==> flow/design.v <==
`default_nettype none
module toHex(
    input wire clk,
    input wire rst,
    input wire [3:0] value,
    output reg [7:0] hexChar
);
    always @(posedge clk) begin
        if (rst)
            hexChar <= "0";
        else
            hexChar <= (value <= 4'd9) ? 8'd48 + value : 8'd55 + value;
    end
endmodule
module flashNavigator
#(
  parameter STARTUP_WAIT = 32'd1000
)
(
    input wire clk,
    input wire rst,
    output reg flashClk,
    input wire flashMiso,
    output reg flashMosi,
    output reg flashCs,
    input wire [5:0] charAddress,
    output reg [7:0] charOutput,
    input wire btn1,
    input wire btn2
);
reg [23:0] readAddress;
localparam [7:0] command = 8'h03;
reg [7:0] currentByteOut;
reg [7:0] currentByteNum;
reg [255:0] dataIn;
reg [255:0] dataInBuffer;
localparam STATE_INIT_POWER = 8'd0;
localparam STATE_LOAD_CMD_TO_SEND = 8'd1;
localparam STATE_SEND = 8'd2;
localparam STATE_LOAD_ADDRESS_TO_SEND = 8'd3;
localparam STATE_READ_DATA = 8'd4;
localparam STATE_DONE = 8'd5;
reg [23:0] dataToSend;
reg [8:0] bitsToSend;
reg [32:0] counter;
reg [2:0] state;
reg [2:0] returnState;
reg dataReady;
always @(posedge clk) begin
if (rst) begin
  flashClk <= 0;
  flashMosi <= 0;
  flashCs <= 1;
  readAddress <= 0;
  currentByteOut <= 0;
  currentByteNum <= 0;
  dataIn <= 0;
  dataInBuffer <= 0;
  dataToSend <= 0;
  bitsToSend <= 0;
  counter <= 0;
  state <= 0;
  returnState <= 0;
  dataReady <= 0;
end
else
case (state)
  STATE_INIT_POWER: begin
    if (counter > STARTUP_WAIT && btn1 == 1 && btn2 == 1) begin
      state <= STATE_LOAD_CMD_TO_SEND;
      counter <= 32'b0;
      dataReady <= 0;
      currentByteNum <= 0;
      currentByteOut <= 0;
    end
    else
      counter <= counter + 1;
  end
  STATE_LOAD_CMD_TO_SEND: begin
      flashCs <= 0;
      dataToSend[23-:8] <= command;
      bitsToSend <= 8;
      state <= STATE_SEND;
      returnState <= STATE_LOAD_ADDRESS_TO_SEND;
  end
  STATE_SEND: begin
    if (counter == 32'd0) begin
      flashClk <= 0;
      flashMosi <= dataToSend[23];
      dataToSend <= {dataToSend[22:0],1'b0};
      bitsToSend <= bitsToSend - 1;
      counter <= 1;
    end
    else begin
      counter <= 32'd0;
      flashClk <= 1;
      if (bitsToSend == 0)
        state <= returnState;
    end
  end
  STATE_LOAD_ADDRESS_TO_SEND: begin
    dataToSend <= readAddress;
    bitsToSend <= 24;
    state <= STATE_SEND;
    returnState <= STATE_READ_DATA;
    currentByteNum <= 0;
  end
  STATE_READ_DATA: begin
    if (counter[0] == 1'd0) begin
      flashClk <= 0;
      counter <= counter + 1;
      if (counter[3:0] == 0 && counter > 0) begin
        dataIn[(currentByteNum << 3)+:8] <= currentByteOut;
        currentByteNum <= currentByteNum + 1;
        if (currentByteNum == 31)
          state <= STATE_DONE;
      end
    end
    else begin
      flashClk <= 1;
      currentByteOut <= {currentByteOut[6:0], flashMiso};
      counter <= counter + 1;
    end
  end
  STATE_DONE: begin
    dataReady <= 1;
    flashCs <= 1;
    dataInBuffer <= dataIn;
    counter <= STARTUP_WAIT;
    if (btn1 == 0) begin 
      readAddress <= readAddress + 24;
      state <= STATE_INIT_POWER;
    end
    else if (btn2 == 0) begin 
      readAddress <= readAddress - 24;
      state <= STATE_INIT_POWER;
    end
  end
  default: ;
endcase
end
wire [7:0] byteDisplayNumber;
wire lowerBit;
wire [7:0] hexCharOutput;
wire [3:0] currentHexVal;
reg [7:0] chosenByte;
wire [7:0] hexChar;
reg [3:0] addrNibble;
always @(*) begin
  case (4'd13 - charAddress[3:0])
    4'd0: addrNibble = readAddress[3:0];
    4'd1: addrNibble = readAddress[7:4];
    4'd2: addrNibble = readAddress[11:8];
    4'd3: addrNibble = readAddress[15:12];
    4'd4: addrNibble = readAddress[19:16];
    4'd5: addrNibble = readAddress[23:20];
    default: addrNibble = 4'd0;
  endcase
end
toHex hexConv(
clk,
rst,
addrNibble,
hexChar
);
always @(posedge clk) begin
if (rst) begin
  chosenByte <= 0;
  charOutput <= 0;
end
else begin
chosenByte <= dataInBuffer[(byteDisplayNumber << 3)+:8];
if (charAddress[5:4] == 2'b11) begin
  case (charAddress[3:0])
    0: charOutput <= "A";
    1: charOutput <= "d";
    2: charOutput <= "d";
    3: charOutput <= "r";
    4: charOutput <= ":";
    6: charOutput <= "0";
    7: charOutput <= "x";
    8,9,10,11,12,13: charOutput <= hexChar;
    15: charOutput <= dataReady ? " " : "L";
    default: charOutput <= " ";
  endcase
end
else
  charOutput <= hexCharOutput;
end
end
assign byteDisplayNumber = {3'b000, charAddress[5:1]};
assign lowerBit = charAddress[0];
assign currentHexVal = lowerBit ? chosenByte[3:0] : chosenByte[7:4];
toHex hexConvert(
clk,
rst,
currentHexVal,
hexCharOutput
);
endmodule
; From RTL to reports: flashNavigator
; Module flashNavigator before and after one edit of its RTL, step after step.
; "before" refers to lines of the RTL above, "after" to lines of the edited file.
; "change" is "after" less "before", of the values as shown.
; Operators: Yosys type, input widths -> output width; for muxes data width and select width s.
; Cell names lack the library's common part.
; Not given: --
[setup]
top = flashNavigator
clock = clk
cell_library = sky130hd
pvt_corner = tt_025C_1v80

; Edit of the RTL
; Unified diff, file above to edited file.
; The edit is scripted: it alters the design's behaviour and was not made to optimise anything.
; begin of diff
@@ -22,5 +22,5 @@
     output reg flashClk,
     input wire flashMiso,
-    output reg flashMosi,
+    output reg flashMosi_out,
     output reg flashCs,
     input wire [5:0] charAddress,
@@ -29,4 +29,6 @@
     input wire btn2
 );
+reg flashMosi;
+always @(posedge clk) flashMosi_out <= flashMosi;
 reg [23:0] readAddress;
 localparam [7:0] command = 8'h03;
; end of diff

; Elaborated design
; Counts by Yosys on the flattened word-level netlist (proc, flatten, opt, wreduce; memories kept). Register bits leave out memories and registers merged into their read ports (data or address). Print and check cells are left out.
[classes]
columns = element, before, after, change
row1 = addsub, 11, 11, 0
row2 = compare, 4, 4, 0
row3 = equal, 35, 35, 0
row4 = shift, 3, 3, 0
row5 = muxes, 40, 40, 0
row6 = logic, 4, 4, 0
row7 = n_reduce_logical, 31, 31, 0
; Operator kinds equal on both sides are left out: 63.
[bits]
columns = element, before, after, change
row1 = ff_bits, 660, 661, 1
row2 = in_bits, 11, 11, 0
row3 = output_inout_bits, 11, 11, 0
row4 = elab_cells, 147, 148, 1

; Logic depth
; Yosys ltp: most cells in a row. Word level: on the elaborated netlist, between registers, memories and ports. Mapped: between sequential cells and ports; inverters and the memories' decode and read muxes count.
[depth]
columns = element, before, after, change
row1 = ltp_word, 5, 5, 0
row2 = abc_area, 0, 0, --
row3 = depth_mapped, 15, 13, -2
row4 = ltp_nobuf, 12, 13, 1

; Mapped cells and area
; Source: synth_stat.txt of the flow (Yosys; design flattened, memories mapped). It holds for the ABC_AREA given above (unset counts as 0); a run with the other value may have another netlist.
[types]
columns = cell_type, before, after, change
row1 = nand3_1, 59, 202, 143
row2 = o21ai_0, 152, 32, -120
row3 = nor2_1, 300, 240, -60
row4 = mux2i_1, 154, 110, -44
row5 = nand2_1, 754, 795, 41
row6 = a21oi_1, 453, 482, 29
row7 = buf_2, 2, 28, 26
row8 = a31oi_1, 2, 13, 11
row9 = a311oi_1, 16, 6, -10
row10 = a2111oi_0, 1, 11, 10
row11 = and2_1, 5, 14, 9
row12 = buf_1, 30, 23, -7
row13 = a22oi_1, 10, 17, 7
row14 = nand2b_1, 12, 6, -6
row15 = nor3b_1, 3, 9, 6
row16 = clkbuf_1, 205, 201, -4
row17 = xor2_1, 20, 16, -4
row18 = a21o_1, 9, 13, 4
; Cell types equal on both sides are left out: 10.
; The list need not be complete.
[mapped]
columns = element, before, after, change
row1 = cell_count, 3168, 3230, 62
row2 = area_mm2, 0.0270484, 0.0275051, 0.0004567
row3 = flip_flops, 650, 651, 1
row4 = n_buf, 238, 258, 20
; The figures by module come from a second, unflattened synthesis with its own total; it is not the netlist above.
[unflattened]
columns = element, before, after, change
row1 = hier_cells, 3099, 3032, -67
row2 = area_unflattened_mm2, 0.0275714, 0.0279143, 0.0003429
; Rows give one instance, submodules left out.
[modules_before]
columns = module, instances, n_cells, area_mm2, seq_area_mm2
row1 = flashNavigator, 1, 3039, 0.0269609, 0.0127522
row2 = toHex, 2, 30, 0.0003053, 0.0001401
[modules_after]
columns = module, instances, n_cells, area_mm2, seq_area_mm2
row1 = flashNavigator, 1, 2972, 0.0273037, 0.0127722
row2 = toHex, 2, 30, 0.0003053, 0.0001401

; Worst setup path after synthesis
; Source: OpenSTA report_checks on the synthesized netlist (no wires, ideal clock, input and output delay 20% of the period each), path of least setup slack; recovery checks are left aside. Register names are those of the netlist, which keeps one name where synthesis merged equal registers.
[synth_path]
columns = element, before, after, change
row1 = path_kind, input to register, input to register, --
row2 = from, input port charAddress[1], input port charAddress[1], --
row3 = to, register hexConv.hexChar[5], register hexConv.hexChar[0], --
row4 = period_ns, 10.0, 10.0, 0.0
row5 = arrival_time_ns, 5.688, 4.443, -1.245
row6 = required_time_ns, 9.883, 9.872, -0.011
row7 = setup_slack_ns, 4.195, 5.429, 1.234
row8 = delay_ns, 3.805, 2.571, -1.234
row9 = stages, 15, 13, -2
row10 = synth_period_reached_ns, 5.805, 4.571, -1.234
; "delay_ns" is the arrival time less input delay plus setup time.
; "stages": output pins that drive a net of the path, with the launching flip-flop's if there is one; two outputs of one cell count as two.
; "synth_period_reached_ns" is the clock period less the worst setup slack; recovery checks do not enter. This is arithmetic on one report: input and output delays are still those of the set period (20% each).
; Between the ends stands the longest chain of elaborated cells between them, by number of cells; it is not shown to be the way that was timed. Of several equally long chains one is given.
; Each line given opens the expression or statement behind the cell; cells for indexed reads and writes are added by Yosys, which also makes memories of some case tables.
[synth_between_before]
path_cell_list = buf_1 > clkbuf_1 > buf_1 > inv_1 > ha_1 > nor3b_1 > a22oi_1 > nand2_1 > a221oi_1 > inv_1 > ha_1 > or2_2 > a21oi_1 > nand2b_1 > nand2b_1
elab_chain_cells = 5
cells_between = 12
cone_lines = 2
[synth_rtl_before]
columns = element, line
row1 = "start, declared", 26  ; input wire [5:0] charAddress,
row2 = $sub 4x4->4, 150  ; case (4'd13 - charAddress[3:0])
row3 = $eq 4x3->1, 150
row4 = $pmux 4 s6, 150
row5 = $add 6x4->7, 12  ; hexChar <= (value <= 4'd9) ? 8'd48 + value : 8'd55 + value;
row6 = $mux 8, 12
row7 = "end, assigned", 10  ; hexChar <= "0";
row8 = "end, assigned", 12
row9 = "end, declared", 6  ; output reg [7:0] hexChar
[synth_between_after]
path_cell_list = clkinv_1 > ha_1 > and2_1 > a22o_1 > a22oi_1 > nor2_1 > a221oi_1 > inv_1 > ha_1 > or2_2 > a21bo_2 > xnor2_1 > nor2_1
elab_chain_cells = 5
cells_between = 12
cone_lines = 2
[synth_rtl_after]
columns = element, line
row1 = "start, declared", 26  ; input wire [5:0] charAddress,
row2 = $sub 4x4->4, 152  ; case (4'd13 - charAddress[3:0])
row3 = $eq 4x3->1, 152
row4 = $pmux 4 s6, 152
row5 = $add 6x4->7, 12  ; hexChar <= (value <= 4'd9) ? 8'd48 + value : 8'd55 + value;
row6 = $mux 8, 12
row7 = "end, assigned", 10  ; hexChar <= "0";
row8 = "end, assigned", 12
row9 = "end, declared", 6  ; output reg [7:0] hexChar

; Worst path after layout
; Path of least setup slack in the final report of the runs of set A (OpenROAD, finished layout, wires in). Where an end is a register, its clock arrival counts in the times.
[layout_path]
columns = element, before, after, change
row1 = path_kind, register to register, input to register, --
row2 = from, register currentByteNum[0], input port btn1, --
row3 = to, register dataIn[209], register readAddress[16], --
row4 = period_ns, 4.87, 4.87, 0.00
row5 = arrival_time_ns, 4.20, 4.17, -0.03
row6 = required_time_ns, 5.39, 5.42, 0.03
row7 = setup_slack_ns, 1.19, 1.25, 0.06
row8 = stages, 11, 10, -1
; Between the ends stands the longest chain of elaborated cells between them, by number of cells; it is not shown to be the way that was timed. Of several equally long chains one is given.
; At most two assigning lines are given for a register; there are more.
; Lines with a computed index may be missing from the assigning lines.
[layout_between_before]
path_cell_list = dfxtp_1 > inv_1 > ha_1 > nor2b_1 > nor2b_1 > ha_1 > nor4_2 > nand2_1 > nor2_1 > nand2_1 > a21oi_1
elab_chain_cells = 5
cells_between = 6
cone_lines = 1
[layout_rtl_before]
columns = element, line
row1 = "start, declared", 34  ; reg [7:0] currentByteNum;
row2 = "start, assigned", 56  ; currentByteNum <= 0;
row3 = "start, assigned", 114  ; currentByteNum <= currentByteNum + 1;
row4 = $neg 8->33, 113  ; dataIn[(currentByteNum << 3)+:8] <= currentByteOut;
row5 = $shift 8x33->256, 113
row6 = $not 256->256, 113
row7 = $and 256x256->256, 113
row8 = $or 256x256->256, 113
row9 = "end, assigned", 57  ; dataIn <= 0;
row10 = "end, declared", 35  ; reg [255:0] dataIn;
[layout_between_after]
path_cell_list = clkdlybuf4s50_1 > buf_4 > ha_1 > a2111oi_0 > o21ai_0 > a311oi_1 > nor2_1 > a21o_1 > a211o_1 > o211ai_1
elab_chain_cells = 2
cells_between = 3
cone_lines = 1
[layout_rtl_after]
columns = element, line
row1 = "start, declared", 28  ; input wire btn1,
row2 = $ne 2x2->1, --
row3 = $reduce_and 2->1, --
row4 = "end, assigned", 133  ; readAddress <= readAddress + 24;
row5 = "end, assigned", 137  ; readAddress <= readAddress - 24;
row6 = "end, declared", 33  ; reg [23:0] readAddress;

; Measured runs
; Both versions went through the flow (Yosys, OpenROAD) with the same settings in each pair. Constraints: input delay and output delay 20% of the set period each, output load 0.01 pF.
[settings_set_A]
CORE_UTILIZATION = 40
PLACE_DENSITY = 0.6
period_ns = 4.87
CAP_MARGIN = 20
CORE_MARGIN = 2
SLEW_MARGIN = 20
[measured_set_A]
columns = element, before, after, change
row1 = ys_area_mm2, 0.0270484, 0.0275051, 0.0004567
row2 = dieArea_mm2, 0.0697171, 0.0708758, 0.0011587
row3 = final_stdcell_area_mm2, 0.0302027, 0.0306331, 0.0004304
row4 = fin_util_frac, 0.451, 0.448, -0.003
row5 = fin_ws_ns, 1.193, 1.246, 0.053
row6 = setup_tns_ns, 0.000, 0.000, 0.000
row7 = final_hold_ws_ns, 0.436, 0.350, -0.086
row8 = total_power_w, 0.010935, 0.011127, 0.000192
row9 = period_less_ws_ns, 3.677, 3.624, -0.053
[settings_set_B]
CORE_UTILIZATION = 53
CTS_CLUSTER_SIZE = 56
GPL_TIMING_DRIVEN = 1
MAX_ROUTING_LAYER = met5
PLACE_DENSITY_LB_ADDON = 0.01
SETUP_SLACK_MARGIN = 0.5
SLEW_MARGIN = 0
TNS_END_PERCENT = 100
period_ns = 8.65
CAP_MARGIN = 20
CORE_MARGIN = 2
[measured_set_B]
columns = element, before, after, change
row1 = ys_area_mm2, 0.0270484, 0.0275051, 0.0004567
row2 = dieArea_mm2, 0.0528586, 0.0537336, 0.0008750
row3 = final_stdcell_area_mm2, 0.0298661, 0.0301039, 0.0002378
row4 = fin_util_frac, 0.594, 0.587, -0.007
row5 = fin_ws_ns, 4.089, 3.708, -0.381
row6 = setup_tns_ns, 0.000, 0.000, 0.000
row7 = final_hold_ws_ns, 0.438, 0.351, -0.087
row8 = total_power_w, 0.006178, 0.006144, -0.000034
row9 = period_less_ws_ns, 4.561, 4.942, 0.381
; "period_less_ws_ns" = clock period - worst setup slack. The figure is calculated, with input and output delays left at 20% of the set period.
; "total_power_w" rests on the timing tool's default activity at the inputs, not on a simulated workload.
